==> flow/design.v <==
module cgate(
        input   clk,
        input   enable,
        output  func_en
        );
        assign func_en  = (enable)? 1'b1:1'b0;
endmodule
module ctrl(
        input                   clk,
        input                   rst,
        input                   in_en,
        input      [2:0]        fn_sel,
        input                   out_en,
        output reg              busy,
        output reg              valid,
        output reg [3:0]        cnt_cycle,   
        output reg [2:0]        cnt_data   
        );
        parameter WAIT = 2'b00, IN_CAL = 2'b01, OUT = 2'b10;
        reg [1:0] cstate, nstate;
        always@(posedge clk, posedge rst)begin
                if(rst)
                        cnt_cycle <= 4'b0;
                else if(cstate == IN_CAL)
                        cnt_cycle <= cnt_cycle + 1;
        end
        always@(posedge clk, posedge rst)begin
                if(rst)
                        cnt_data <= 3'b0;
                else if(cnt_cycle == 4'd15)
                        cnt_data <= cnt_data + 1;
        end
        always@(posedge clk, posedge rst)begin
                if(rst)
                        cstate <= WAIT;
                else
                        cstate <= nstate;
        end
        always@*begin
                case(cstate)
                        WAIT:begin
                                nstate = IN_CAL;
                        end
                        IN_CAL:begin
                                case(fn_sel)
                                        3'b001, 3'b010, 3'b011:begin
                                                if((cnt_cycle == 4'd15)&&(cnt_data == 3'd7))
                                                        nstate = OUT;
                                                else if(cnt_cycle == 4'd15)
                                                        nstate = WAIT;
                                                else
                                                        nstate = IN_CAL;
                                        end
                                        default:begin 
                                                if(cnt_cycle == 4'd15)
                                                        nstate = WAIT;
                                                else
                                                        nstate = IN_CAL;
                                        end
                                endcase
                        end
                        OUT:
                                nstate = IN_CAL;
                        default:
                                nstate = WAIT;
                endcase
        end
        always@*begin   
                case(cstate)
                        WAIT:begin
                                busy = 1'b0;
                                valid = (out_en  && (fn_sel != 3'b111) && (fn_sel != 3'b110));
                        end
                        IN_CAL:begin
                                busy = (cnt_cycle == 4'd15);
                                if((fn_sel == 3'b111) || (fn_sel == 3'b110))
                                        valid = (out_en && (cnt_cycle == 4'd1));
                                else
                                        valid = out_en;
                        end
                        OUT:begin
                                busy = 1'b0;
                                valid = 1'b1;
                        end
                        default:begin
                                busy = 1'b0;
                                valid = 1'b0;
                        end
                endcase
        end
endmodule
module mux_out(
        input           outf4_en,
        input           outf5_en,
        input           outf6_en,
        input           outf7_en,
        input   [2:0]   fn_sel,
        output reg      out_en
        );
        always@*begin
                case(fn_sel)
                        3'b100:out_en = outf4_en;
                        3'b101:out_en = outf5_en;
                        3'b110:out_en = outf6_en;
                        3'b111:out_en = outf7_en;
                        default:out_en = 1'b0;
                endcase
        end
endmodule
module f1(
        input                   clk,
        input                   rst,
        input                   f1_en,
        input                   valid,
        input [127:0]           data,
        input [3:0]             cnt_cycle,
        input [2:0]             cnt_data,
        output reg[127:0]       out_f1
        );
        reg [127:0]     buff;
        always@(posedge clk, posedge rst)begin
                if(rst)
                        buff <= 128'b0;
                else if(f1_en && (cnt_cycle == 4'd15) && (cnt_data != 3'd0) && (data > buff))
                        buff <= data;
                else if(f1_en && (cnt_cycle == 4'd0) &&(cnt_data == 3'd0))   
                        buff <= 128'b0;
        end
        always@*begin
                if(f1_en)begin
                        if(valid)
                                out_f1 = (buff > data)? buff:data;
                        else
                                out_f1 = 128'b0;
                end
                else
                        out_f1 = 128'b0;
        end
endmodule        
module f2(
        input                   clk,
        input                   rst,
        input                   f2_en,
        input                   valid,
        input [127:0]           data,
        input [3:0]             cnt_cycle,
        input [2:0]             cnt_data,
        output reg[127:0]       out_f2
        );
        reg [127:0]     buff;
        always@(posedge clk, posedge rst)begin
                if(rst)
                        buff <= 128'hFFFF_FFFF_FFFF_FFFF_FFFF_FFFF_FFFF_FFFF;
                else if(f2_en && (cnt_cycle == 4'd15) && (cnt_data != 3'd0) && (data < buff))
                        buff <= data;
                else if(f2_en && (cnt_cycle == 4'd0) && (cnt_data == 3'd0))   
                        buff <= 128'hFFFF_FFFF_FFFF_FFFF_FFFF_FFFF_FFFF_FFFF;
        end
        always@*begin
                if(f2_en)begin
                        if(valid)
                                out_f2 = (buff < data)? buff:data;
                        else
                                out_f2 = 128'b0;
                end
                else
                        out_f2 = 128'b0;
        end
endmodule        
module f3(
        input                   clk,
        input                   rst,
        input                   f3_en,
        input                   valid,
        input [127:0]           data,
        input [3:0]             cnt_cycle,
        input [2:0]             cnt_data,
        output reg[127:0]       out_f3
        );
        reg [130:0]     buff;
        always@(posedge clk, posedge rst)begin
                if(rst)
                        buff <= 131'b0;
                else if(f3_en && (cnt_cycle == 4'd15) && (cnt_data != 3'd0))
                        buff <= buff + data;
                else if(f3_en && (cnt_cycle == 4'd0) &&(cnt_data == 3'd0))   
                        buff <= 131'b0;
        end
        always@*begin
                if(f3_en)begin
                        if(valid)
                                out_f3 = ((buff+data) >> 3);
                        else
                                out_f3 = 128'b0;
                end
                else
                        out_f3 = 128'b0;
        end
endmodule
module f4(
        input                   f4_en,
        input [127:0]           data,
        input [3:0]             cnt_cycle,
        output reg              outf4_en,
        output reg[127:0]       out_f4
        );
        parameter LOW  = 128'h6FFF_FFFF_FFFF_FFFF_FFFF_FFFF_FFFF_FFFF;
        parameter HIGH = 128'hAFFF_FFFF_FFFF_FFFF_FFFF_FFFF_FFFF_FFFF;
        always@*begin
                if(f4_en)begin
                        if((cnt_cycle == 4'd1) && (data > LOW) && (data < HIGH))
                                outf4_en = 1'b1;
                        else
                                outf4_en = 1'b0;
                end
                else
                        outf4_en = 1'b0;
        end
        always@*begin
                if(outf4_en)
                        out_f4 = data;
                else
                        out_f4 = 128'b0;
        end
endmodule
module f5(
        input                   f5_en,
        input [127:0]           data,
        input [3:0]             cnt_cycle,
        output reg              outf5_en,
        output reg[127:0]       out_f5
        );
        parameter LOW  = 128'h7FFF_FFFF_FFFF_FFFF_FFFF_FFFF_FFFF_FFFF;
        parameter HIGH = 128'hBFFF_FFFF_FFFF_FFFF_FFFF_FFFF_FFFF_FFFF;
        always@*begin
                if(f5_en)begin
                        if((cnt_cycle == 4'd1) && (data[15:0] != 16'd0) && ((data < LOW) || (data > HIGH)))
                                outf5_en = 1'b1;
                        else
                                outf5_en = 1'b0;
                end
                else
                        outf5_en = 1'b0;
        end
        always@*begin
                if(outf5_en)
                        out_f5 = data;
                else
                        out_f5 = 128'b0;
        end
endmodule
module f6(
        input                   clk,
        input                   rst,
        input                   f6_en,
        input [127:0]           data,
        input [3:0]             cnt_cycle,
        input [2:0]             cnt_data,
        output reg              outf6_en,
        output reg[127:0]       out_f6
        );
        reg [127:0]             buff, buff_pmax;
        reg                     flag;
        always@(posedge clk, posedge rst)begin
                if(rst)
                        buff <= 128'b0;
                else if(f6_en && (cnt_cycle == 4'd1) && (cnt_data != 3'd0) && (data > buff))
                        buff <= data;
                else if(f6_en && (cnt_cycle == 4'd0) && (cnt_data == 3'd0))   
                        buff <= data;
        end
        always@(posedge clk, posedge rst)begin
                if(rst)begin
                        buff_pmax <= 128'b0;
                        flag <= 1'b0;
                end
                else if(f6_en &&   (buff > buff_pmax))begin
                        buff_pmax <= buff;
                        flag <= 1'b1;
                end
                else if(f6_en && cnt_data == 3'd1)
                        flag <= 1'b0;
        end
        always@*begin
                if(f6_en)begin
                        if(flag && (cnt_data == 3'b0))
                                outf6_en = 1'b1;
                        else
                                outf6_en = 1'b0;
                end
                else
                        outf6_en = 1'b0;
        end
        always@*begin
                if(outf6_en)
                        out_f6 = buff_pmax;
                else
                        out_f6 = 128'b0;
        end
endmodule
module f7(
        input                   clk,
        input                   rst,
        input                   f7_en,
        input [127:0]           data,
        input [3:0]             cnt_cycle,
        input [2:0]             cnt_data,
        output reg              outf7_en,
        output reg[127:0]       out_f7
        );
        reg [127:0]             buff, buff_pmin;
        reg                     flag;
        always@(posedge clk, posedge rst)begin
                if(rst)
                        buff <= 128'hFFFF_FFFF_FFFF_FFFF_FFFF_FFFF_FFFF_FFFF;
                else if(f7_en && (cnt_cycle == 4'd15) && (cnt_data != 3'd0) && (data < buff) && (data != 128'b0))
                        buff <= data;
                else if(f7_en && (cnt_cycle == 4'd0) && (cnt_data == 3'd0) && (data != 128'b0))   
                        buff <= data;
        end
        always@(posedge clk, posedge rst)begin
                if(rst)begin
                        buff_pmin <= 128'hFFFF_FFFF_FFFF_FFFF_FFFF_FFFF_FFFF_FFFF;
                        flag <= 1'b0;
                end
                else if(f7_en &&  (buff < buff_pmin))begin
                        buff_pmin <= buff;
                        flag <= 1'b1;
                end
                else if(f7_en && cnt_data == 3'd1)
                        flag <= 1'b0;
        end
        always@*begin
                if(f7_en)begin
                        if(flag && (cnt_data == 3'd0))
                                outf7_en = 1'b1;
                        else
                                outf7_en = 1'b0;
                end
                else
                        outf7_en = 1'b0;
        end
        always@*begin
                if(outf7_en)
                        out_f7 = (data<buff_pmin)? data:buff_pmin;     
                else
                        out_f7 = 128'b0;
        end
endmodule
module proc(
        input                   clk,
        input                   f1_en,
        input                   f2_en,
        input                   f3_en,
        input                   f4_en,
        input                   f5_en,
        input                   f6_en,
        input                   f7_en,
        input                   rst,
        input                   in_en,
        input                   valid,
        input [7:0]             iot_in,
        input [2:0]             fn_sel,
        input [3:0]             cnt_cycle,
        input [2:0]             cnt_data,
        output                  out_en,
        output reg[127:0]       iot_out
        );
        integer i;
        wire [127:0]    out_f1, out_f2, out_f3, out_f4, out_f5, out_f6, out_f7;
        wire            outf4_en, outf5_en, outf6_en, outf7_en;
        reg  [127:0]    mem;
        reg  [7:0]      buf_in[14:0];
        f1 max(.clk(clk),
               .rst(rst),
               .f1_en(f1_en),
               .data(mem),
               .valid(valid),
               .cnt_cycle(cnt_cycle),
               .cnt_data(cnt_data),
               .out_f1(out_f1)
               );
        f2 min(.clk(clk),
               .rst(rst),
               .f2_en(f2_en),
               .data(mem),
               .valid(valid),
               .cnt_cycle(cnt_cycle),
               .cnt_data(cnt_data),
               .out_f2(out_f2)
               );
        f3 avg(.clk(clk),
               .rst(rst),
               .f3_en(f3_en),
               .valid(valid),
               .data(mem),
               .cnt_cycle(cnt_cycle),
               .cnt_data(cnt_data),
               .out_f3(out_f3)
               );
       f4 ext(.f4_en(f4_en),
               .data(mem),
               .cnt_cycle(cnt_cycle),
               .outf4_en(outf4_en),
               .out_f4(out_f4)
               );
        f5 exc(.f5_en(f5_en),
               .data(mem),
               .cnt_cycle(cnt_cycle),
               .outf5_en(outf5_en),
               .out_f5(out_f5)
               );
        f6 p_max(.clk(clk),
                 .rst(rst),
                 .f6_en(f6_en),
                 .data(mem),
                 .cnt_cycle(cnt_cycle),
                 .cnt_data(cnt_data),
                 .outf6_en(outf6_en),
                 .out_f6(out_f6)
                 );
        f7 p_min(.clk(clk),
                 .rst(rst),
                 .f7_en(f7_en),
                 .data(mem),
                 .cnt_cycle(cnt_cycle),
                 .cnt_data(cnt_data),
                 .outf7_en(outf7_en),
                 .out_f7(out_f7)
                 );
       mux_out mux_out(.outf4_en(outf4_en),
                        .outf5_en(outf5_en),
                        .outf6_en(outf6_en),
                        .outf7_en(outf7_en),
                        .fn_sel(fn_sel),
                        .out_en(out_en)
                        );
        always@(posedge clk, posedge rst)begin
                if(rst)begin
                        mem <= 128'b0;
                        for(i = 0; i < 15; i = i + 1)
                                buf_in[i] <= 8'b0;
                end
                else if(cnt_cycle == 4'd15)
                        mem <= {buf_in[0],  buf_in[1],  buf_in[2],   buf_in[3], buf_in[4], buf_in[5],
                                buf_in[6],  buf_in[7],  buf_in[8],   buf_in[9], buf_in[10], buf_in[11],
                                buf_in[12], buf_in[13], buf_in[14],  iot_in};
                else if(in_en)begin
                        buf_in[cnt_cycle] <= iot_in;
                end
        end
        always@*begin
                case(fn_sel)
                        3'b001:iot_out = out_f1;
                        3'b010:iot_out = out_f2;
                        3'b011:iot_out = out_f3;
                        3'b100:iot_out = out_f4;
                        3'b101:iot_out = out_f5;
                        3'b110:iot_out = out_f6;
                        3'b111:iot_out = out_f7;
                        default: iot_out = 128'd0;
                endcase
        end
endmodule
module IOTDF( clk, rst, in_en, iot_in, fn_sel, busy, valid, iot_out);
        input          clk;
        input          rst;
        input          in_en;
        input  [7:0]   iot_in;
        input  [2:0]   fn_sel;
        output         busy;
        output         valid;
        output [127:0] iot_out;
        wire [3:0] cnt_cycle;
        wire [2:0] cnt_data;
        wire out_en;
        wire f1_en, f2_en, f3_en, f4_en, f5_en, f6_en, f7_en;
        ctrl ctrl0(.clk(clk),
                   .rst(rst),
                   .in_en(in_en),
                   .fn_sel(fn_sel),
                   .out_en(out_en),
                   .busy(busy),
                   .valid(valid),
                   .cnt_cycle(cnt_cycle),
                   .cnt_data(cnt_data)
                   );
        proc proc0(.clk(clk),
                   .f1_en(f1_en),
                   .f2_en(f2_en),
                   .f3_en(f3_en),
                   .f4_en(f4_en),
                   .f5_en(f5_en),
                   .f6_en(f6_en),
                   .f7_en(f7_en),
                   .rst(rst),
                   .valid(valid),
                   .in_en(in_en),
                   .iot_in(iot_in),
                   .fn_sel(fn_sel),
                   .cnt_cycle(cnt_cycle),
                   .cnt_data(cnt_data),
                   .out_en(out_en),
                   .iot_out(iot_out)
                   );
        cgate cg_f1(.clk(clk),
                    .enable(fn_sel == 3'b001),
                    .func_en(f1_en)
                    );
        cgate cg_f2(.clk(clk),
                    .enable(fn_sel == 3'b010),
                    .func_en(f2_en)
                    );
        cgate cg_f3(.clk(clk),
                    .enable(fn_sel == 3'b011),
                    .func_en(f3_en)
                    );
        cgate cg_f4(.clk(clk),
                    .enable(fn_sel == 3'b100),
                    .func_en(f4_en)
                    );
        cgate cg_f5(.clk(clk),
                    .enable(fn_sel == 3'b101),
                    .func_en(f5_en)
                    );
        cgate cg_f6(.clk(clk),
                    .enable(fn_sel == 3'b110),
                    .func_en(f6_en)
                    );
        cgate cg_f7(.clk(clk),
                    .enable(fn_sel == 3'b111),
                    .func_en(f7_en)
                    );
endmodule
=== Tool chain data of IOTDF ===
Module IOTDF before and after one edit of its RTL, step after step.
Lines under "before" count in the file above, lines under "after" in the edited file.
"change": "after" minus "before" as printed here.
Cell names lack the library's common part.
A cell with - has no value.

* Top module: IOTDF
* Clock port: clk
* Standard-cell library: sky130hd
* Timing corner: tt_025C_1v80

=== Edit of the RTL ===
The edit as a unified diff against the file above.
A script made this edit; it was not meant as an optimisation.

<pre>
@@ -70,5 +70,5 @@
                         WAIT:begin
                                 busy = 1'b0;
-                                valid = (out_en  && (fn_sel != 3'b111) && (fn_sel != 3'b110));
+                                valid = (out_en  && (fn_sel != 3'b111) && (fn_sel > 3'b110));
                         end
                         IN_CAL:begin
</pre>

=== Word level ===
Counts by Yosys on the flattened word-level netlist (proc, flatten, opt, wreduce). Print and check cells are left out. Cells with the same type and inputs are merged into one.

{| class="wikitable"
|+ Storage and ports
! what !! before !! after !! change
|-
| register bits after elaboration || 1158 || 1158 || 0
|-
| word-level cells || 196 || 196 || 0
|}

{| class="wikitable"
|+ Operators by class
! what !! before !! after !! change
|-
| add/sub/neg operators || 3 || 3 || 0
|-
| magnitude comparators || 13 || 14 || +1
|-
| equal/unequal tests || 28 || 27 || -1
|-
| mux-type cells || 51 || 51 || 0
|-
| bitwise operators || 1 || 1 || 0
|-
| reduce/logical cells || 72 || 72 || 0
|}

{| class="wikitable"
|+ Operators by type and width
! cell !! before !! after !! change
|-
| 3-bit inequality test with constant B || 2 || 1 || -1
|-
| 3-bit > comparator with constant B || 0 || 1 || +1
|}

Operator kinds equal on both sides are left out: 39.

=== Depth ===
Yosys ltp: most cells in a row. Word level: on the elaborated netlist, between registers, memories and ports. Mapped: between sequential cells and ports; inverters and the memories' decode and read muxes count.

{| class="wikitable"
|+ Logic depth
! what !! before !! after !! change
|-
| word-level depth || 12 || 12 || 0
|-
| ABC_AREA || 0 || 0 || -
|-
| depth in mapped cells || 18 || 17 || -1
|-
| mapped depth without buffers || 15 || 14 || -1
|}

=== Mapped cells and area ===
Source: synth_stat.txt of the flow (Yosys; design flattened, memories mapped). It holds for the ABC_AREA given above (unset counts as 0); a run with the other value may have another netlist.

{| class="wikitable"
|+ Cell types
! cell type !! before !! after !! change
|-
| nand2_1 || 407 || 752 || +345
|-
| o21ai_0 || 610 || 806 || +196
|-
| a22o_1 || 213 || 50 || -163
|-
| mux2i_1 || 606 || 717 || +111
|-
| clkbuf_1 || 244 || 344 || +100
|-
| a21oi_1 || 618 || 522 || -96
|-
| nor2_1 || 323 || 257 || -66
|-
| nor2b_1 || 87 || 34 || -53
|-
| nand3_1 || 92 || 123 || +31
|-
| nor3_1 || 99 || 73 || -26
|-
| o211ai_1 || 28 || 50 || +22
|-
| nand2b_1 || 53 || 33 || -20
|-
| buf_4 || 2 || 21 || +19
|-
| o21ai_1 || 54 || 36 || -18
|-
| inv_1 || 841 || 824 || -17
|-
| nor4_1 || 71 || 87 || +16
|-
| or3_1 || 12 || 28 || +16
|-
| a222oi_1 || 97 || 111 || +14
|}

Cell types equal on both sides are left out: 23.
The list need not be complete.

{| class="wikitable"
|+ Mapped netlist
! what !! before !! after !! change
|-
| cell count || 8328 || 8711 || +383
|-
| cell area after synthesis (µm²) || 80647.3 || 81898.5 || +1251.2
|-
| sequential part of the area (µm²) || 29484.5 || 29484.5 || 0.0
|-
| mapped flip-flops || 1159 || 1159 || 0
|-
| buffer cells || 387 || 479 || +92
|}

The figures by module come from a second, unflattened synthesis with its own total; it is not the netlist above.

{| class="wikitable"
|+ Second synthesis, totals
! what !! before !! after !! change
|-
| cells (unflattened synthesis) || 10680 || 10675 || -5
|-
| area (unflattened synthesis) (µm²) || 97797.5 || 97783.8 || -13.7
|}

Each row is one instance without its submodules.

{| class="wikitable"
|+ By module, before
! module !! instances !! cells !! area (µm²)
|-
| f7 || 1 || 2232 || 22057.4
|-
| f6 || 1 || 1634 || 17381.7
|-
| proc || 1 || 1360 || 16668.5
|-
| f3 || 1 || 1991 || 14916.8
|-
| f1 || 1 || 1666 || 12353.1
|-
| f2 || 1 || 1164 || 10542.6
|-
| f5 || 1 || 363 || 1941.9
|-
| f4 || 1 || 211 || 1308.8
|-
| ctrl || 1 || 43 || 485.5
|-
| IOTDF || 1 || 7 || 60.1
|-
| cgate || 7 || 1 || 7.5
|-
| mux_out || 1 || 2 || 28.8
|}

{| class="wikitable"
|+ By module, after
! module !! instances !! cells !! area (µm²)
|-
| f7 || 1 || 2232 || 22057.4
|-
| f6 || 1 || 1634 || 17381.7
|-
| proc || 1 || 1360 || 16668.5
|-
| f3 || 1 || 1991 || 14916.8
|-
| f1 || 1 || 1666 || 12353.1
|-
| f2 || 1 || 1164 || 10542.6
|-
| f5 || 1 || 363 || 1941.9
|-
| f4 || 1 || 211 || 1308.8
|-
| ctrl || 1 || 38 || 471.7
|-
| IOTDF || 1 || 7 || 60.1
|-
| cgate || 7 || 1 || 7.5
|-
| mux_out || 1 || 2 || 28.8
|}

=== Timing after synthesis ===
OpenSTA on the mapped netlist: ideal clock, no wires. The path of least setup slack (recovery checks aside). Input and output delay are each 20% of the period. Register names are those of the netlist, which keeps one name where synthesis merged equal registers.

{| class="wikitable"
|+ Path after synthesis
! what !! before !! after !! change
|-
| path kind || input port to output port || input port to output port || -
|-
| from || input fn_sel[2] || input fn_sel[0] || -
|-
| to || output iot_out[126] || output iot_out[22] || -
|-
| period (ps) || 10000 || 10000 || 0
|-
| output delay (ps) || 2000 || 2000 || 0
|-
| launch time at the first pin (ps) || 2000 || 2000 || 0
|-
| data arrival time (ps) || 4192 || 4277 || +85
|-
| slack (ps) || 3808 || 3723 || -85
|-
| path delay (ps) || 2192 || 2277 || +85
|-
| stages || 11 || 13 || +2
|-
| path buffers || 1 || 3 || +2
|-
| period reached after synthesis (ps) || 6192 || 6277 || +85
|}

"path delay" is the arrival time less input delay plus setup time.
At an output port there is no setup time.
"stages": output pins that drive a net of the path, with the launching flip-flop's if there is one; two outputs of one cell count as two.
"period reached after synthesis" is the clock period less the worst setup slack; recovery checks do not enter. This is arithmetic on one report: input and output delays are still those of the set period (20% each).
Between the ends stands the longest chain of elaborated cells between them, by number of cells; it is not shown to be the way that was timed. Of several equally long chains one is given.
Each line given opens the expression or statement behind the cell; cells for indexed reads and writes are added by Yosys, which also makes memories of some case tables.

On the way, after synthesis, before:
* Cell sequence: nor3b_1 -> and4_1 -> nor4_2 -> nor4b_2 -> nor3_4 -> inv_2 -> and3_1 -> buf_2 -> a221o_1 -> a221oi_1 -> o311ai_1
* Length of the longest elaborated chain: 10

{| class="wikitable"
|+ RTL lines, path after synthesis, before
! what !! line !! text
|-
| from (decl) || 470 || <nowiki>input  [2:0]   fn_sel;</nowiki>
|-
| 3-bit == test || 531 || <nowiki>.enable(fn_sel == 3'b111),</nowiki>
|-
| 1-bit two-way mux || 6 || <nowiki>assign func_en  = (enable)? 1'b1:1'b0;</nowiki>
|-
| 1-bit two-way mux || 334 || <nowiki>if(f7_en)begin</nowiki>
|-
| 1-bit parallel mux with 4-bit select || 101 || <nowiki>case(fn_sel)</nowiki>
|-
| 1-bit logical AND || 77 || <nowiki>valid = (out_en && (cnt_cycle == 4'd1));</nowiki>
|-
| 1-bit two-way mux || 76 || <nowiki>if((fn_sel == 3'b111) || (fn_sel == 3'b110))</nowiki>
|-
| 1-bit parallel mux with 3-bit select || 69 || <nowiki>case(cstate)</nowiki>
|-
| 128-bit two-way mux || 191 || <nowiki>if(valid)</nowiki>
|-
| 128-bit two-way mux || 190 || <nowiki>if(f3_en)begin</nowiki>
|-
| 128-bit parallel mux with 7-bit select || 453 || <nowiki>case(fn_sel)</nowiki>
|-
| to (decl) || 473 || <nowiki>output [127:0] iot_out;</nowiki>
|}

On the way, after synthesis, after:
* Cell sequence: clkbuf_1 -> nor2_1 -> nand3_1 -> a211o_1 -> o2111ai_1 -> a31oi_1 -> inv_2 -> nand2_1 -> nor3_1 -> clkbuf_1 -> clkbuf_1 -> a222oi_1 -> nand3_1
* Length of the longest elaborated chain: 10

{| class="wikitable"
|+ RTL lines, path after synthesis, after
! what !! line !! text
|-
| from (decl) || 470 || <nowiki>input  [2:0]   fn_sel;</nowiki>
|-
| 3-bit == test || 531 || <nowiki>.enable(fn_sel == 3'b111),</nowiki>
|-
| 1-bit two-way mux || 6 || <nowiki>assign func_en  = (enable)? 1'b1:1'b0;</nowiki>
|-
| 1-bit two-way mux || 334 || <nowiki>if(f7_en)begin</nowiki>
|-
| 1-bit parallel mux with 4-bit select || 101 || <nowiki>case(fn_sel)</nowiki>
|-
| 1-bit logical AND || 77 || <nowiki>valid = (out_en && (cnt_cycle == 4'd1));</nowiki>
|-
| 1-bit two-way mux || 76 || <nowiki>if((fn_sel == 3'b111) || (fn_sel == 3'b110))</nowiki>
|-
| 1-bit parallel mux with 3-bit select || 69 || <nowiki>case(cstate)</nowiki>
|-
| 128-bit two-way mux || 191 || <nowiki>if(valid)</nowiki>
|-
| 128-bit two-way mux || 190 || <nowiki>if(f3_en)begin</nowiki>
|-
| 128-bit parallel mux with 7-bit select || 453 || <nowiki>case(fn_sel)</nowiki>
|-
| to (decl) || 473 || <nowiki>output [127:0] iot_out;</nowiki>
|}

=== Worst path after layout ===
Path of least setup slack in the final report of the runs of pair A (OpenROAD, finished layout, wires in). Where an end is a register, its clock arrival counts in the times.
The report prints the path's times to 10 ps; the period is as set.

{| class="wikitable"
|+ Path after layout
! what !! before !! after !! change
|-
| path kind || flip-flop to output port || flip-flop to output port || -
|-
| from || register proc0.mem[127] || register proc0.mem[79] || -
|-
| to || output iot_out[98] || output iot_out[124] || -
|-
| period (ps) || 10000 || 10000 || 0
|-
| output delay (ps) || 2000 || 2000 || 0
|-
| launch time at the first pin (ps) || 820 || 830 || +10
|-
| data arrival time (ps) || 7280 || 7980 || +700
|-
| slack (ps) || 720 || 20 || -700
|-
| stages || 20 || 16 || -4
|-
| path buffers || 6 || 2 || -4
|}

Between the ends stands the longest chain of elaborated cells between them, by number of cells; it is not shown to be the way that was timed. Of several equally long chains one is given.

On the way, after layout, before:
* Cell sequence: dfrtp_1 -> inv_1 -> ha_1 -> nand4_1 -> nor2_1 -> nand3_1 -> nor4_1 -> buf_4 -> nand4_1 -> buf_4 -> a41oi_1 -> buf_4 -> nor3_4 -> buf_12 -> buf_12 -> a21oi_1 -> o22ai_1 -> a211oi_1 -> o21ai_0 -> clkdlybuf4s50_1
* Length of the longest elaborated chain: 12

{| class="wikitable"
|+ RTL lines, path after layout, before
! what !! line !! text
|-
| from (decl) || 372 || <nowiki>reg  [127:0]    mem;</nowiki>
|-
| from (assign) || 440 || <nowiki>mem <= 128'b0;</nowiki>
|-
| from (assign) || 445 || <nowiki>mem <= {buf_in[0],  buf_in[1],  buf_in[2],   buf_in[3], buf_in[4], buf_in[5],</nowiki>
|-
| 128-bit by 127-bit < comparator with 1-bit output || 237 || <nowiki>if((cnt_cycle == 4'd1) && (data[15:0] != 16'd0) && ((data < LOW) || (data > HIGH)))</nowiki>
|-
| 1-bit logical OR || 237 ||
|-
| 1-bit logical AND || 237 ||
|-
| 1-bit two-way mux || 237 ||
|-
| 1-bit two-way mux || 236 || <nowiki>if(f5_en)begin</nowiki>
|-
| 1-bit parallel mux with 4-bit select || 101 || <nowiki>case(fn_sel)</nowiki>
|-
| 1-bit logical AND || 77 || <nowiki>valid = (out_en && (cnt_cycle == 4'd1));</nowiki>
|-
| 1-bit two-way mux || 76 || <nowiki>if((fn_sel == 3'b111) || (fn_sel == 3'b110))</nowiki>
|-
| 1-bit parallel mux with 3-bit select || 69 || <nowiki>case(cstate)</nowiki>
|-
| 128-bit two-way mux || 191 || <nowiki>if(valid)</nowiki>
|-
| 128-bit two-way mux || 190 || <nowiki>if(f3_en)begin</nowiki>
|-
| 128-bit parallel mux with 7-bit select || 453 || <nowiki>case(fn_sel)</nowiki>
|-
| to (decl) || 473 || <nowiki>output [127:0] iot_out;</nowiki>
|}

On the way, after layout, after:
* Cell sequence: dfrtp_1 -> inv_1 -> ha_1 -> nand4_1 -> nor4_1 -> nand4_1 -> nor3_4 -> nor2_1 -> o211ai_1 -> nor2_4 -> buf_4 -> nor2_1 -> o31ai_1 -> nand4_1 -> a21o_1 -> clkdlybuf4s50_1
* Length of the longest elaborated chain: 12

{| class="wikitable"
|+ RTL lines, path after layout, after
! what !! line !! text
|-
| from (decl) || 372 || <nowiki>reg  [127:0]    mem;</nowiki>
|-
| from (assign) || 440 || <nowiki>mem <= 128'b0;</nowiki>
|-
| from (assign) || 445 || <nowiki>mem <= {buf_in[0],  buf_in[1],  buf_in[2],   buf_in[3], buf_in[4], buf_in[5],</nowiki>
|-
| 128-bit by 127-bit < comparator with 1-bit output || 237 || <nowiki>if((cnt_cycle == 4'd1) && (data[15:0] != 16'd0) && ((data < LOW) || (data > HIGH)))</nowiki>
|-
| 1-bit logical OR || 237 ||
|-
| 1-bit logical AND || 237 ||
|-
| 1-bit two-way mux || 237 ||
|-
| 1-bit two-way mux || 236 || <nowiki>if(f5_en)begin</nowiki>
|-
| 1-bit parallel mux with 4-bit select || 101 || <nowiki>case(fn_sel)</nowiki>
|-
| 1-bit logical AND || 77 || <nowiki>valid = (out_en && (cnt_cycle == 4'd1));</nowiki>
|-
| 1-bit two-way mux || 76 || <nowiki>if((fn_sel == 3'b111) || (fn_sel == 3'b110))</nowiki>
|-
| 1-bit parallel mux with 3-bit select || 69 || <nowiki>case(cstate)</nowiki>
|-
| 128-bit two-way mux || 191 || <nowiki>if(valid)</nowiki>
|-
| 128-bit two-way mux || 190 || <nowiki>if(f3_en)begin</nowiki>
|-
| 128-bit parallel mux with 7-bit select || 453 || <nowiki>case(fn_sel)</nowiki>
|-
| to (decl) || 473 || <nowiki>output [127:0] iot_out;</nowiki>
|}

=== Layout results ===
Both versions went through the flow (Yosys, OpenROAD) with the same settings in each pair. Constraints: input delay and output delay 20% of the set period each, output load 0.01 pF.

Settings, pair A:
* CORE_UTILIZATION: 40
* period_ns: 10.0
* CAP_MARGIN: 20
* CORE_MARGIN: 2
* SLEW_MARGIN: 20

{| class="wikitable"
|+ Final reports, pair A
! what !! before !! after !! change
|-
| area of the synthesized netlist (µm²) || 80647.3 || 81898.5 || +1251.2
|-
| total die area (µm²) || 205227.0 || 208383.0 || +3156.0
|-
| utilization in the final report || 0.451 || 0.446 || -0.005
|-
| lowest setup slack (ps) || 718 || 20 || -698
|-
| total negative setup slack (ps) || 0 || 0 || 0
|-
| total design power (mW) || 17.895 || 15.493 || -2.402
|-
| period reached (ps) || 9282 || 9980 || +698
|}

Settings, pair B:
* CAP_MARGIN: 30
* CELL_PAD_IN_SITES_GLOBAL_PLACEMENT: 0
* CORE_UTILIZATION: 36
* CTS_CLUSTER_DIAMETER: 79
* GPL_ROUTABILITY_DRIVEN: 0
* MAX_ROUTING_LAYER: met4
* PLACE_DENSITY_LB_ADDON: 0.27
* SETUP_SLACK_MARGIN: 0.41
* period_ns: 7.64
* CORE_MARGIN: 2
* SLEW_MARGIN: 20

{| class="wikitable"
|+ Final reports, pair B
! what !! before !! after !! change
|-
| area of the synthesized netlist (µm²) || 80647.3 || 81898.5 || +1251.2
|-
| total die area (µm²) || 227820.0 || 231327.0 || +3507.0
|-
| utilization in the final report || 0.424 || 0.418 || -0.006
|-
| lowest setup slack (ps) || 404 || 456 || +52
|-
| total negative setup slack (ps) || 0 || 0 || 0
|-
| total design power (mW) || 23.690 || 20.662 || -3.028
|-
| period reached (ps) || 7236 || 7184 || -52
|}

By "period reached" is meant the clock period of the run minus its worst setup slack. This is arithmetic on one report: input and output delays are still those of the set period (20% each).
"total design power" is the tool's figure for a default switching activity; nothing was simulated.
